==> flow/design.v <==
module flappy_core(
	input clk,
	input resetn,
	input go,
	input stop,
	input jump,
	input [1:0] sw,
	output [7:0] x,
	output [6:0] y,
	output [2:0] colour,
	output [7:0] HEX0,
	output [7:0] HEX1,
	output [7:0] HEX2,
	output [7:0] HEX3,
	output [14:0] LEDR
	);
	 wire [27:0] score;
	 wire [3:0] score_thousands;
	 wire [3:0] score_hundreds;
	 wire [3:0] score_tens;
	 wire [3:0] score_ones;
    wire [1112:0] draw;
    wire [27:0] rate;
	 wire [15:0] counter;
    wire start, move, lose;
    control c(
	.clk(clk),
	.go(go),
	.stop(stop),
   .start(start),
	.resetn(resetn),
	.move(move),
	.lose(lose)
	);
    datapath d(
	.clk(clk),
	.start(start),
	.move(move),
	.jump(jump),
	.rate(rate),
	.resetn(resetn),
	.draw(draw),
	.LEDR(LEDR[14:0]),
	.score(score),
	.lose(lose)
	);
    display d0(
	.floor(draw),
	.clk(clk),
	.resetn(resetn),
	.x(x),
	.y(y),
	.colour(colour),
	.counter(counter)
	);
	difficultySwitch diffSw(
		.sel(sw),
		.rate(rate)
	);
	bcd b0(
		.number(score[13:0]),
		.thousands(score_thousands),
		.hundreds(score_hundreds),
		.tens(score_tens),
		.ones(score_ones)
	);
	hex_display h0(
		.IN(score_ones),
		.OUT(HEX0)
	);
	hex_display h1(
		.IN(score_tens),
		.OUT(HEX1)
	);
	hex_display h2(
		.IN(score_hundreds),
		.OUT(HEX2)
	);
	 hex_display h3(
		.IN(score_thousands),
		.OUT(HEX3)
	);
endmodule
module difficultySwitch(
	input [1:0] sel,
	output reg [27:0] rate
	);
	always @(*) begin
		case(sel)
			2'b00: rate = 28'd150;  
			2'b01: rate = 28'd100;  
			2'b10: rate = 28'd80;   
			2'b11: rate = 28'd1500;  
		endcase
	end
endmodule
module control(
	input clk,
	input go,
	input stop,
	input resetn,
	input lose,
	output reg start,
	output reg move
	);
	reg [5:0] cur, next;
	localparam S_READY = 5'd0,
		  S_READY_WAIT = 5'd1,
		  S_MOVE  = 5'd2,
		  S_STOP  = 5'd3;
	always@(*)
	begin: state_table
		case (cur)
			S_READY: next = go ? S_READY_WAIT : S_READY;
			S_READY_WAIT: next = S_MOVE;
			S_MOVE: next = stop ? S_STOP : (lose ? S_READY : S_MOVE);
			S_STOP: next = S_READY;
			default: next = S_READY;
		endcase
	end
	always @(*)
	begin: enable_signals
		start = 1'b0;
		move = 1'b0;
		case (cur) 
			S_READY: begin 
				start = 1'b1;
			end
			S_MOVE: begin 
				move = 1'b1;
			end
			default: begin
			end
		endcase	
	end
	always@(posedge clk) 
	begin: state_FFs
		if (!resetn)
			cur <= S_READY;
		else 
			cur <= next;
	end
endmodule
module datapath (
    input clk,
    input start,
    input move,
    input jump,
	 input [27:0] rate,	
	input resetn,
	output [14:0] LEDR,
	output reg [27:0] score,
	output reg [1112:0] draw,
	output reg lose
    );
    reg [27:0] count;
	 reg [2:0] count2;
	reg [1112:0] obstacles;
    reg [6:0] height;
	reg [4:0] start_falling;
    reg going_up;
	 parameter gap = 7'b0000000;
	 parameter big_gap = {12{gap}};
    always@(posedge clk) begin
		if (!resetn) begin
			count <= rate;
			count2 <= 2'd3;
        	height <= 7'd40;
			going_up <= 1'b1;
			lose <= 1'b0;
			draw <= 1112'b0;
			obstacles[1105:0] <= {7'd35, big_gap, 7'd40, big_gap, 7'd20, big_gap, 7'd30, big_gap, 7'd45, big_gap, 7'd25, big_gap, 7'd35, big_gap, 7'd10};
			score <= 13'b0;
			start_falling <= 5'b0;
		end
        else if (start) begin
        	count <= rate;
        	height <= 7'd40;
         draw <= 1112'b0;
			obstacles[1105:0] <= {7'd35, big_gap, 7'd40, big_gap, 7'd20, big_gap, 7'd30, big_gap, 7'd45, big_gap, 7'd25, big_gap, 7'd35, big_gap, 7'd10};
			going_up <= 1'b1;
			score <= 13'b0;
			lose <= 1'b0;
			count2 <= 2'd3;
        end
		else begin
            if (count == 28'b0) begin
                count <= rate;
				score = score + 1;
				if (count2 == 1'b0) begin
					draw = draw << 7;
					draw[6:0] = obstacles[1105:1099];
					obstacles[1105:0] = {obstacles[1098:0], obstacles[1105:1099]};
					count2 = 2'd3;
				end else
					count2 = count2 - 1;
				if (height == 7'd0) 
					lose <= 1'b1;
				if (height == 7'd80) 
					lose <= 1'b1;
				if (draw[1105:1099] != 7'b0 && (height < draw[1105:1099] || height > draw[1105:1099] + 7'd24))
					lose <= 1'b1;
				if (jump) begin
					start_falling = 5'b1111;
					going_up = 1'b1;			
					end
				else if (start_falling > 0)
					start_falling = start_falling - 1;
				else 
					going_up = 1'b0;
				if (going_up)
					height = height + 1;
				else
					height = height -1;
				draw[1112:1106] = height;
				end
            else
				count <= count - 1;
        end
    end
    assign LEDR[5:0] = 6'b0;
    assign LEDR[7] = 1'b0;
    assign LEDR[6] = going_up;
    assign LEDR[14:8] = height;
endmodule
module display (
    input [1112:0] floor,
    input clk,
	 input resetn,
    output reg [7:0] x,
    output reg [6:0] y,
    output reg [2:0] colour,
	 output reg [15:0] counter
    );
   reg [7:0] x_init;
   reg [8:0] y_init;
	reg [8:0] runner_count;
	reg [6:0] runner_height;
	reg [1112:0] local_draw;
	reg [7:0] y_pixel;
	reg [7:0] pipe_height;  
	reg [8:0] count;
    always@(posedge clk) begin
		if (!resetn) begin
			x_init <= 8'd2;
			y_init <= 9'd84;		
			counter <= 15'b0;
			local_draw <= floor;
			count <= 8'd0;			
		end
		else begin
			if (counter < 15'd12800) begin
				if (counter < 15'd160) begin
					if (counter < 15'd80) 
						x <= 8'd0;
					else 
						x <= 8'd1;
					runner_count = counter % 80;
					y = y_init - runner_count;
					runner_height = floor[1112:1106];
					if (runner_count == 7'd0)
						colour = 3'b011;
					else if (runner_count < runner_height || runner_count > runner_height + 3)
						colour = 3'b011;
					else 
						colour = 3'b100;
				end 
				else begin
					count = (counter-160) % 320;
					if (count < 80)
						x <= x_init;
					else if (count < 160)
						x <= x_init + 1;
					else if (count < 240)
						x <= x_init + 2;
					else if (count < 320)
						x <= x_init + 3;
					y_pixel = count % 80;
					y <= y_init - y_pixel;
					pipe_height = local_draw[1105:1099];
					if (y_pixel < pipe_height || y_pixel > pipe_height + 7'd24)
						colour = 3'b110;
					else 
						colour = 3'b011;
					if (pipe_height == 7'd0) 
						colour = 3'b011;
					if (count == 15'd319) begin
						x_init <= x_init + 4;
						local_draw <= local_draw << 7;
					end
				end
				counter = counter + 1;
			end
			else begin 
				x_init <= 8'd2;
				y_init <= 9'd84;
				counter <= 15'b0;
				local_draw <= floor;
				count <= 8'd0;
			end
		end
	end
endmodule
module hex_display(IN, OUT);
    input [3:0] IN;
	output reg [7:0] OUT;
	always @(*)
	begin
	case(IN[3:0])
		4'b0000: OUT = 7'b1000000;
		4'b0001: OUT = 7'b1111001;
		4'b0010: OUT = 7'b0100100;
		4'b0011: OUT = 7'b0110000;
		4'b0100: OUT = 7'b0011001;
		4'b0101: OUT = 7'b0010010;
		4'b0110: OUT = 7'b0000010;
		4'b0111: OUT = 7'b1111000;
		4'b1000: OUT = 7'b0000000;
		4'b1001: OUT = 7'b0011000;
		4'b1010: OUT = 7'b0001000;
		4'b1011: OUT = 7'b0000011;
		4'b1100: OUT = 7'b1000110;
		4'b1101: OUT = 7'b0100001;
		4'b1110: OUT = 7'b0000110;
		4'b1111: OUT = 7'b0001110;
		default: OUT = 7'b0111111;
	endcase
	end
endmodule
module bcd(number, thousands, hundreds, tens, ones);
   input  [13:0] number;
   output reg [3:0] thousands;
   output reg [3:0] hundreds;
   output reg [3:0] tens;
   output reg [3:0] ones;
   reg [29:0] shift;
   integer i;
   always @(number)
   begin
      shift[29:14] = 0;
      shift[13:0]  = number;
      for (i=0; i<14; i=i+1) begin
         if (shift[17:14] >= 5)
            shift[17:14] = shift[17:14] + 3;
         if (shift[21:18] >= 5)
            shift[21:18] = shift[21:18] + 3;
         if (shift[25:22] >= 5)
            shift[25:22] = shift[25:22] + 3;
		if (shift[29:26] >= 5)
			shift[29:26] = shift[29:26] + 3;
         shift = shift << 1;
      end
	  thousands = shift[29:26];
      hundreds  = shift[25:22];
      tens      = shift[21:18];
      ones      = shift[17:14];
   end
endmodule
Tool chain data of flappy_core
Tool output for the design above before and after an edit, in the order of the flow.
"original" refers to lines of the RTL above, "edited" to lines of the edited file.
"change" is "edited" less "original", of the values as shown; "relative change" is that difference over "original", in percent.
Operators: Yosys type, input widths -> output width; for muxes data width and select width s.
Library cell names are shortened.
The mark -- stands for no value.
- top module: flappy_core
- clock input: clk
- library: sky130hd
- corner: tt_025C_1v80

Diff
The edit as a unified diff against the file above.
This change comes from a script, not from a designer. No optimisation was intended, and the edited design may behave differently.
begin of diff
@@ -12,7 +12,11 @@
 	output [7:0] HEX1,
 	output [7:0] HEX2,
-	output [7:0] HEX3,
+	output [7:0] HEX3_pad,
 	output [14:0] LEDR
 	);
+	 wire [7:0] HEX3;
+	 reg [7:0] HEX3_reg;
+	 always @(posedge clk) HEX3_reg <= HEX3;
+	 assign HEX3_pad = HEX3_reg;
 	 wire [27:0] score;
 	 wire [3:0] score_thousands;
end of diff

Elaborated design
Yosys after proc, flatten, opt, wreduce and memory -nomap, before mapping. Memory bits, and registers merged into a memory's read port (data or address), are not among the register bits. Print and check cells are not counted.
Yosys's memory passes give these memory sizes; they may raise the number of words (mostly to a power of two), join words into wider ones and drop unused or constant bits.
- bit counts (element ; original ; edited ; change ; relative change (%)):
    word width x clocked read ports ; 0 ; 7 ; +7 ; --
    elaborated cells ; 272 ; 273 ; +1 ; +0.37
    bits in read-only memories ; 448 ; 448 ; 0 ; 0.00
    input bits ; 7 ; 7 ; 0 ; 0.00
    memories ; 4 ; 4 ; 0 ; 0.00
    register bits ; 3446 ; 3454 ; +8 ; +0.23
    output and inout bits ; 65 ; 65 ; 0 ; 0.00
- cells by class (element ; original ; edited ; change ; relative change (%)):
    bitwise logic cells ; 3 ; 3 ; 0 ; 0.00
    mux-type cells ; 87 ; 87 ; 0 ; 0.00
    div/mod/pow operators ; 3 ; 3 ; 0 ; 0.00
    equality and inequality tests ; 10 ; 10 ; 0 ; 0.00
    $lt $le $gt $ge ; 60 ; 60 ; 0 ; 0.00
    add/subtract/negate cells ; 63 ; 63 ; 0 ; 0.00
    reduce/logical cells ; 24 ; 24 ; 0 ; 0.00
- memories (element ; original ; edited):
    words x width with read and write ports ; 16 x 7 bit 1R0W; 16 x 7 bit 1R0W; 16 x 7 bit 1R0W; 16 x 7 bit 1R0W ; 16 x 7 bit 1R0W; 16 x 7 bit 1R0W; 16 x 7 bit 1R0W; 16 x 7 bit 1R0W
- operators by type and width (operator ; original ; edited ; change ; relative change (%)):
    $ge 4x3->1 const B ; 42 ; 42 ; 0 ; 0.00
    $add 4x2->4 const B ; 33 ; 33 ; 0 ; 0.00
    $mux 4 ; 33 ; 33 ; 0 ; 0.00
    $mux 3 ; 19 ; 19 ; 0 ; 0.00
    $mux 1 ; 11 ; 11 ; 0 ; 0.00
    $add 3x2->3 const B ; 9 ; 9 ; 0 ; 0.00
    $reduce_and 2->1 ; 6 ; 6 ; 0 ; 0.00
    $mux 8 ; 5 ; 5 ; 0 ; 0.00
    $mux 1099 ; 4 ; 4 ; 0 ; 0.00
    $mux 1106 ; 4 ; 4 ; 0 ; 0.00
    $add 1x2->3 const AB ; 3 ; 3 ; 0 ; 0.00
    $ge 1x3->1 const AB ; 3 ; 3 ; 0 ; 0.00
    $logic_or 1x1->1 ; 3 ; 3 ; 0 ; 0.00
    $mux 28 ; 3 ; 3 ; 0 ; 0.00
    $mux 5 ; 3 ; 3 ; 0 ; 0.00
    $not 1->1 ; 3 ; 3 ; 0 ; 0.00
    $add 8x2->8 const B ; 2 ; 2 ; 0 ; 0.00
    $eq 2x2->1 const B ; 2 ; 2 ; 0 ; 0.00
    $logic_not 7->1 ; 2 ; 2 ; 0 ; 0.00
    $lt 9x8->1 const B ; 2 ; 2 ; 0 ; 0.00
    $mux 7 ; 2 ; 2 ; 0 ; 0.00
    $ne 3x3->1 const B ; 2 ; 2 ; 0 ; 0.00
    $reduce_and 3->1 ; 2 ; 2 ; 0 ; 0.00
    $sub 7x7->7 const A ; 2 ; 2 ; 0 ; 0.00
    $add 1x2->3 const B ; 1 ; 1 ; 0 ; 0.00
    $add 16x1->16 const B ; 1 ; 1 ; 0 ; 0.00
    $add 28x1->28 const B ; 1 ; 1 ; 0 ; 0.00
    $add 7x1->7 const B ; 1 ; 1 ; 0 ; 0.00
Not every row of either side is listed.

Logic depth
Depth = most cells in a row (Yosys ltp): at word level without a register or memory, in the mapped netlist without a sequential cell, where the memories' decode and read muxes count.
- depth (element ; original ; edited ; change ; relative change (%)):
    depth in word-level cells ; 26 ; 26 ; 0 ; 0.00
    ABC_AREA ; 0 ; 0 ; -- ; --
    mapped depth ; 78 ; 72 ; -6 ; -7.69

Mapped cells and area
The flow's flattened synthesis, as Yosys stat reports it; memories are mapped. The netlist is that of the ABC_AREA named above (0 if unset); the other value can give another one.
- mapped netlist (element ; original ; edited ; change ; relative change (%)):
    buffer cells ; 1049 ; 1053 ; +4 ; +0.38
    mapped cells ; 15754 ; 15794 ; +40 ; +0.25
    mapped area (um2) ; 133583.1 ; 133549.3 ; -33.8 ; -0.03
    mapped flip-flops ; 3418 ; 3425 ; +7 ; +0.20
- cell types (cell ; original ; edited ; change ; relative change (%)):
    clkbuf_1 ; 991 ; 1020 ; +29 ; +2.93
    o21ai_0 ; 48 ; 70 ; +22 ; +45.83
    buf_1 ; 25 ; 6 ; -19 ; -76.00
    nand3_1 ; 79 ; 62 ; -17 ; -21.52
    nor2_1 ; 166 ; 182 ; +16 ; +9.64
    nor3_1 ; 38 ; 54 ; +16 ; +42.11
    a21oi_1 ; 2251 ; 2264 ; +13 ; +0.58
    nand2_1 ; 7790 ; 7778 ; -12 ; -0.15
    inv_1 ; 99 ; 110 ; +11 ; +11.11
    nand2b_1 ; 36 ; 27 ; -9 ; -25.00
    o21ai_1 ; 14 ; 5 ; -9 ; -64.29
    or2_2 ; 6 ; 15 ; +9 ; +150.00
    nor2b_1 ; 26 ; 18 ; -8 ; -30.77
    dfxtp_1 ; 2294 ; 2301 ; +7 ; +0.31
    inv_2 ; 9 ; 2 ; -7 ; -77.78
    xnor2_1 ; 84 ; 78 ; -6 ; -7.14
    or3_1 ; 22 ; 28 ; +6 ; +27.27
    o22ai_1 ; 12 ; 18 ; +6 ; +50.00
Not every row of either side is listed.
The figures by module come from a second, unflattened synthesis with its own total; it is not the netlist above.
- unflattened totals (element ; original ; edited ; change ; relative change (%)):
    cell total of the unflattened synthesis ; 16030 ; 16038 ; +8 ; +0.05
    area total of the unflattened synthesis (um2) ; 135491.2 ; 135651.4 ; +160.2 ; +0.12
Rows give one instance, submodules left out.
- modules, original (module ; area (um2) ; cells ; instances ; seq. area (um2)):
    datapath ; 79182.2 ; 10090 ; 1 ; 45683.8
    display ; 50921.3 ; 5207 ; 1 ; 34192.8
    bcd ; 3876.2 ; 540 ; 1 ; 0.0
    hex_display ; 279.0 ; 37 ; 4 ; 0.0
    difficultySwitch ; 259.0 ; 34 ; 1 ; 0.0
    control ; 136.4 ; 11 ; 1 ; 80.1
    flappy_core ; 0.0 ; 0 ; 1 ; 0.0
- modules, edited (module ; area (um2) ; cells ; instances ; seq. area (um2)):
    datapath ; 79182.2 ; 10090 ; 1 ; 45683.8
    display ; 50921.3 ; 5207 ; 1 ; 34192.8
    bcd ; 3876.2 ; 540 ; 1 ; 0.0
    hex_display ; 279.0 ; 37 ; 4 ; 0.0
    difficultySwitch ; 259.0 ; 34 ; 1 ; 0.0
    flappy_core ; 160.2 ; 8 ; 1 ; 160.2
    control ; 136.4 ; 11 ; 1 ; 80.1

Path before layout
OpenSTA on the mapped netlist: ideal clock, no wires. The path of least setup slack (recovery checks aside). Input and output delay are each 20% of the period. Register names are those of the netlist, which keeps one name where synthesis merged equal registers.
- path post-synthesis (element ; original ; edited ; change ; relative change (%)):
    kind ; flip-flop to flip-flop ; input port to flip-flop ; -- ; --
    start point ; register d0.counter[5] ; input port resetn ; -- ; --
    end point ; register d0.local_draw[0] ; register d0.local_draw[0] ; -- ; --
    data arrival time (ps) ; 30600 ; 22678 ; -7922 ; -25.89
    delay of the path (ps) ; 32287 ; 26211 ; -6076 ; -18.82
    clock period (ps) ; 20000 ; 20000 ; 0 ; 0.00
    stages on the path ; 19 ; 5 ; -14 ; -73.68
    setup slack (ps) ; -12287 ; -10211 ; +2076 ; --
    external input delay (ps) ; -- ; 4000 ; -- ; --
    launch time at the first pin (ps) ; 0 ; 4000 ; +4000 ; --
    synthesis period reached (ps) ; 32287 ; 30211 ; -2076 ; -6.43
"delay of the path" is the arrival time less input delay plus setup time.
"stages on the path": output pins that drive a net of the path, with the launching flip-flop's if there is one; two outputs of one cell count as two.
"synthesis period reached" is the clock period less the worst setup slack; recovery checks do not enter. This is arithmetic on one report: input and output delays are still those of the set period (20% each).
Between the ends stands the longest chain of elaborated cells between them, by number of cells; it is not shown to be the way that was timed. Of several equally long chains one is given.
Each line given opens the expression or statement behind the cell; cells for indexed reads and writes are added by Yosys, which also makes memories of some case tables.
At most two assigning lines are given for a register; there are more.
original: Only ways into the end's enable, where the timed path ends, are counted here.
On the way, post-synthesis, original:
- path through: dfxtp_1 clkbuf_1 inv_1 ha_1 and2b_1 nor2_1 and2_1 buf_2 nor3_1 nor3_1 o31ai_4 o211ai_1 and3_1 buf_2 or4b_2 a21oi_1 a311o_1 o2111a_1 nand2b_1
- noted length of the longest elaborated chain: 5
- noted elaborated cells on any way between the ends: 8
- those cells by class: add/sub (1); div (1); compare (2); eq/ne (3); reduce/logical (1)
- ends and longest elaborated chain, post-synthesis, original (element ; RTL line ; RTL):
    start, declared ; 233 ; output reg [15:0] counter
    start, assigned ; 247 ; counter <= 15'b0;
    start, assigned ; 292 ; counter = counter + 1;
    $sub 16x8->17 ; 269 ; count = (counter-160) % 320;
    $mod 32x9->32 ; 269 ;
    $eq 9x9->1 ; 287 ; if (count == 15'd319) begin
    $ne 3x3->1 ; -- ;
    $reduce_and 2->1 ; -- ;
    end, assigned ; 289 ; local_draw <= local_draw << 7;
    end, assigned ; 298 ; local_draw <= floor;
    end, declared ; 239 ; reg [1112:0] local_draw;
edited: Only ways into the end's enable, where the timed path ends, are counted here.
On the way, post-synthesis, edited:
- path through: nand3_1 clkinv_1 clkbuf_1 buf_1 nand2_1
- noted length of the longest elaborated chain: 2
- noted elaborated cells on any way between the ends: 3
- those cells by class: eq/ne (2); reduce/logical (1)
- ends and longest elaborated chain, post-synthesis, edited (element ; RTL line ; RTL):
    start, declared ; 3 ; input resetn,
    $ne 3x3->1 ; -- ;
    $reduce_and 2->1 ; -- ;
    end, assigned ; 252 ; local_draw <= floor;
    end, assigned ; 293 ; local_draw <= local_draw << 7;
    end, declared ; 243 ; reg [1112:0] local_draw;

Timing after layout
From the final timing report of the runs of pair A: the path of least setup slack in the routed layout; clock arrival at registers is part of the times.
The path's times are printed in steps of 10 ps; the period is the one set.
- path post-layout (element ; original ; edited ; change ; relative change (%)):
    kind ; flip-flop to output port ; flip-flop to output port ; -- ; --
    start point ; register (name not given) ; register (name not given) ; -- ; --
    end point ; output port HEX3[3] ; output port HEX2[3] ; -- ; --
    launch time at the first pin (ps) ; 860 ; 870 ; +10 ; +1.16
    data arrival time (ps) ; 14920 ; 14920 ; 0 ; 0.00
    clock period (ps) ; 20000 ; 20000 ; 0 ; 0.00
    setup slack (ps) ; 1080 ; 1080 ; 0 ; --
    stages on the path ; 72 ; 70 ; -2 ; -2.78
    external output delay (ps) ; 4000 ; 4000 ; 0 ; 0.00
Between the ends stands the longest chain of elaborated cells between them, by number of cells; it is not shown to be the way that was timed. Of several equally long chains one is given.
A memory read counts as a cell of the chain, while the word-level depth stops at memories.
On the way, post-layout, original:
- path through: dfxtp_2 inv_1 ha_1 inv_1 ha_2 a21oi_1 buf_4 xnor2_1 inv_1 ha_1 and2b_2 o21ai_0 a21oi_2 xnor2_2 ha_2 nor2b_4 nor2_1 nand3_1 [... 36 more ...] nor2b_1 o21ai_1 xnor2_1 ha_1 nand2b_1 or4b_1 a21o_1 nand3_1 xnor2_1 inv_1 ha_1 nor2b_1 nand2b_1 mux2_4 ha_1 mux2_2 a211oi_1 clkdlybuf4s50_1
- noted length of the longest elaborated chain: 25
- noted elaborated cells on any way between the ends: 118
- those cells by class: add/sub (39); compare (39); mux (39); memory (1)
- ends and longest elaborated chain, post-layout, original (element ; RTL line ; RTL):
    start, declared ; 152 ;
    start, assigned ; 173 ;
    start, assigned ; 189 ;
    $add 4x2->4 ; 344 ; shift[17:14] = shift[17:14] + 3;
    $mux 4 ; 343 ; if (shift[17:14] >= 5)
    $ge 4x3->1 ; 343 ;
    $mux 4 ; 343 ;
    $ge 4x3->1 ; 343 ;
    $mux 4 ; 343 ;
    $ge 4x3->1 ; 343 ;
    [... 11 more ...] ; -- ;
    $add 4x2->4 ; 344 ;
    $mux 4 ; 343 ;
    $add 4x2->4 ; 346 ; shift[21:18] = shift[21:18] + 3;
    $mux 4 ; 345 ; if (shift[21:18] >= 5)
    $add 4x2->4 ; 348 ; shift[25:22] = shift[25:22] + 3;
    $mux 4 ; 347 ; if (shift[25:22] >= 5)
    $mem_v2 16x7 ; 309 ; case(IN[3:0])
    end, declared ; 14 ; output [7:0] HEX3,
On the way, post-layout, edited:
- path through: dfxtp_1 buf_4 inv_1 ha_1 inv_1 ha_2 a21oi_4 xnor2_2 inv_1 ha_1 and2b_2 o21ai_4 a21oi_4 xnor2_1 ha_1 and2b_2 nor2_1 nand3_1 [... 34 more ...] nor2b_1 o31ai_4 xor2_2 inv_1 ha_1 and2b_2 or2b_1 o21ai_2 inv_1 ha_1 nor2b_1 o21a_1 xnor2_2 ha_1 inv_1 mux2i_1 o2bb2ai_1 clkdlybuf4s50_1
- noted length of the longest elaborated chain: 23
- noted elaborated cells on any way between the ends: 88
- those cells by class: add/sub (29); compare (29); mux (29); memory (1)
- ends and longest elaborated chain, post-layout, edited (element ; RTL line ; RTL):
    start, declared ; 156 ;
    start, assigned ; 177 ;
    start, assigned ; 193 ;
    $add 4x2->4 ; 348 ; shift[17:14] = shift[17:14] + 3;
    $mux 4 ; 347 ; if (shift[17:14] >= 5)
    $ge 4x3->1 ; 347 ;
    $mux 4 ; 347 ;
    $ge 4x3->1 ; 347 ;
    $mux 4 ; 347 ;
    $ge 4x3->1 ; 347 ;
    [... 9 more ...] ; -- ;
    $ge 4x3->1 ; 347 ;
    $mux 4 ; 347 ;
    $add 4x2->4 ; 348 ;
    $mux 4 ; 347 ;
    $add 4x2->4 ; 350 ; shift[21:18] = shift[21:18] + 3;
    $mux 4 ; 349 ; if (shift[21:18] >= 5)
    $mem_v2 16x7 ; 313 ; case(IN[3:0])
    end, declared ; 13 ; output [7:0] HEX2,

Layout results
Both versions went through the flow (Yosys, OpenROAD) with the same settings in each pair. Constraints: input delay and output delay 20% of the set period each, output load 0.01 pF.
Settings, pair A:
- CORE_UTILIZATION at 45
- PLACE_DENSITY: 0.6
- period_ns: 20.0
- noted CAP_MARGIN: 20
- noted CORE_MARGIN: 2
- SLEW_MARGIN: 20
- measured results, pair A (element ; original ; edited ; change ; relative change (%)):
    final utilization (%) ; 50.1 ; 50.1 ; 0.0 ; --
    power consumption (W) ; 0.014035 ; 0.014213 ; +0.000178 ; +1.27
    lowest setup slack (ps) ; 1076 ; 1079 ; +3 ; --
    die footprint (um2) ; 301225.0 ; 301149.0 ; -76.0 ; -0.03
    setup total negative slack (ps) ; 0 ; 0 ; 0 ; --
    clock period reached (ps) ; 18924 ; 18921 ; -3 ; -0.02
    lowest hold slack (ps) ; 417 ; 415 ; -2 ; --
    cell area after synthesis (um2) ; 133583.1 ; 133549.3 ; -33.8 ; -0.03
    standard-cell area after routing (um2) ; 148303.0 ; 148406.0 ; +103.0 ; +0.07
Settings, pair B:
- ABC_AREA: 1
- CELL_PAD_IN_SITES_DETAIL_PLACEMENT at 0
- CELL_PAD_IN_SITES_GLOBAL_PLACEMENT: 2
- noted CORE_ASPECT_RATIO: 0.61
- noted CORE_MARGIN: 10
- CORE_UTILIZATION at 27
- CTS_CLUSTER_DIAMETER at 378
- GPL_ROUTABILITY_DRIVEN at 0
- MAX_ROUTING_LAYER: met5
- MIN_ROUTING_LAYER: met1
- PLACE_DENSITY_LB_ADDON at 0.18
- SETUP_SLACK_MARGIN: 2.55
- period_ns: 15.4
- noted CAP_MARGIN: 20
- SLEW_MARGIN: 20
- measured results, pair B (element ; original ; edited ; change ; relative change (%)):
    final utilization (%) ; 31.4 ; 31.6 ; +0.2 ; --
    power consumption (W) ; 0.019157 ; 0.019394 ; +0.000237 ; +1.24
    lowest setup slack (ps) ; 2282 ; 2390 ; +108 ; --
    die footprint (um2) ; 519808.0 ; 520305.0 ; +497.0 ; +0.10
    setup total negative slack (ps) ; 0 ; 0 ; 0 ; --
    clock period reached (ps) ; 13118 ; 13010 ; -108 ; -0.82
    lowest hold slack (ps) ; 427 ; 411 ; -16 ; --
    cell area after synthesis (um2) ; 132444.5 ; 132574.6 ; +130.1 ; +0.10
    standard-cell area after routing (um2) ; 153326.0 ; 154044.0 ; +718.0 ; +0.47
"clock period reached" is the run's clock period less its worst setup slack. It is reckoned from that one timing run; input and output delays stay at 20% of the period that was set.
"power consumption" is the tool's figure for a default switching activity; nothing was simulated.
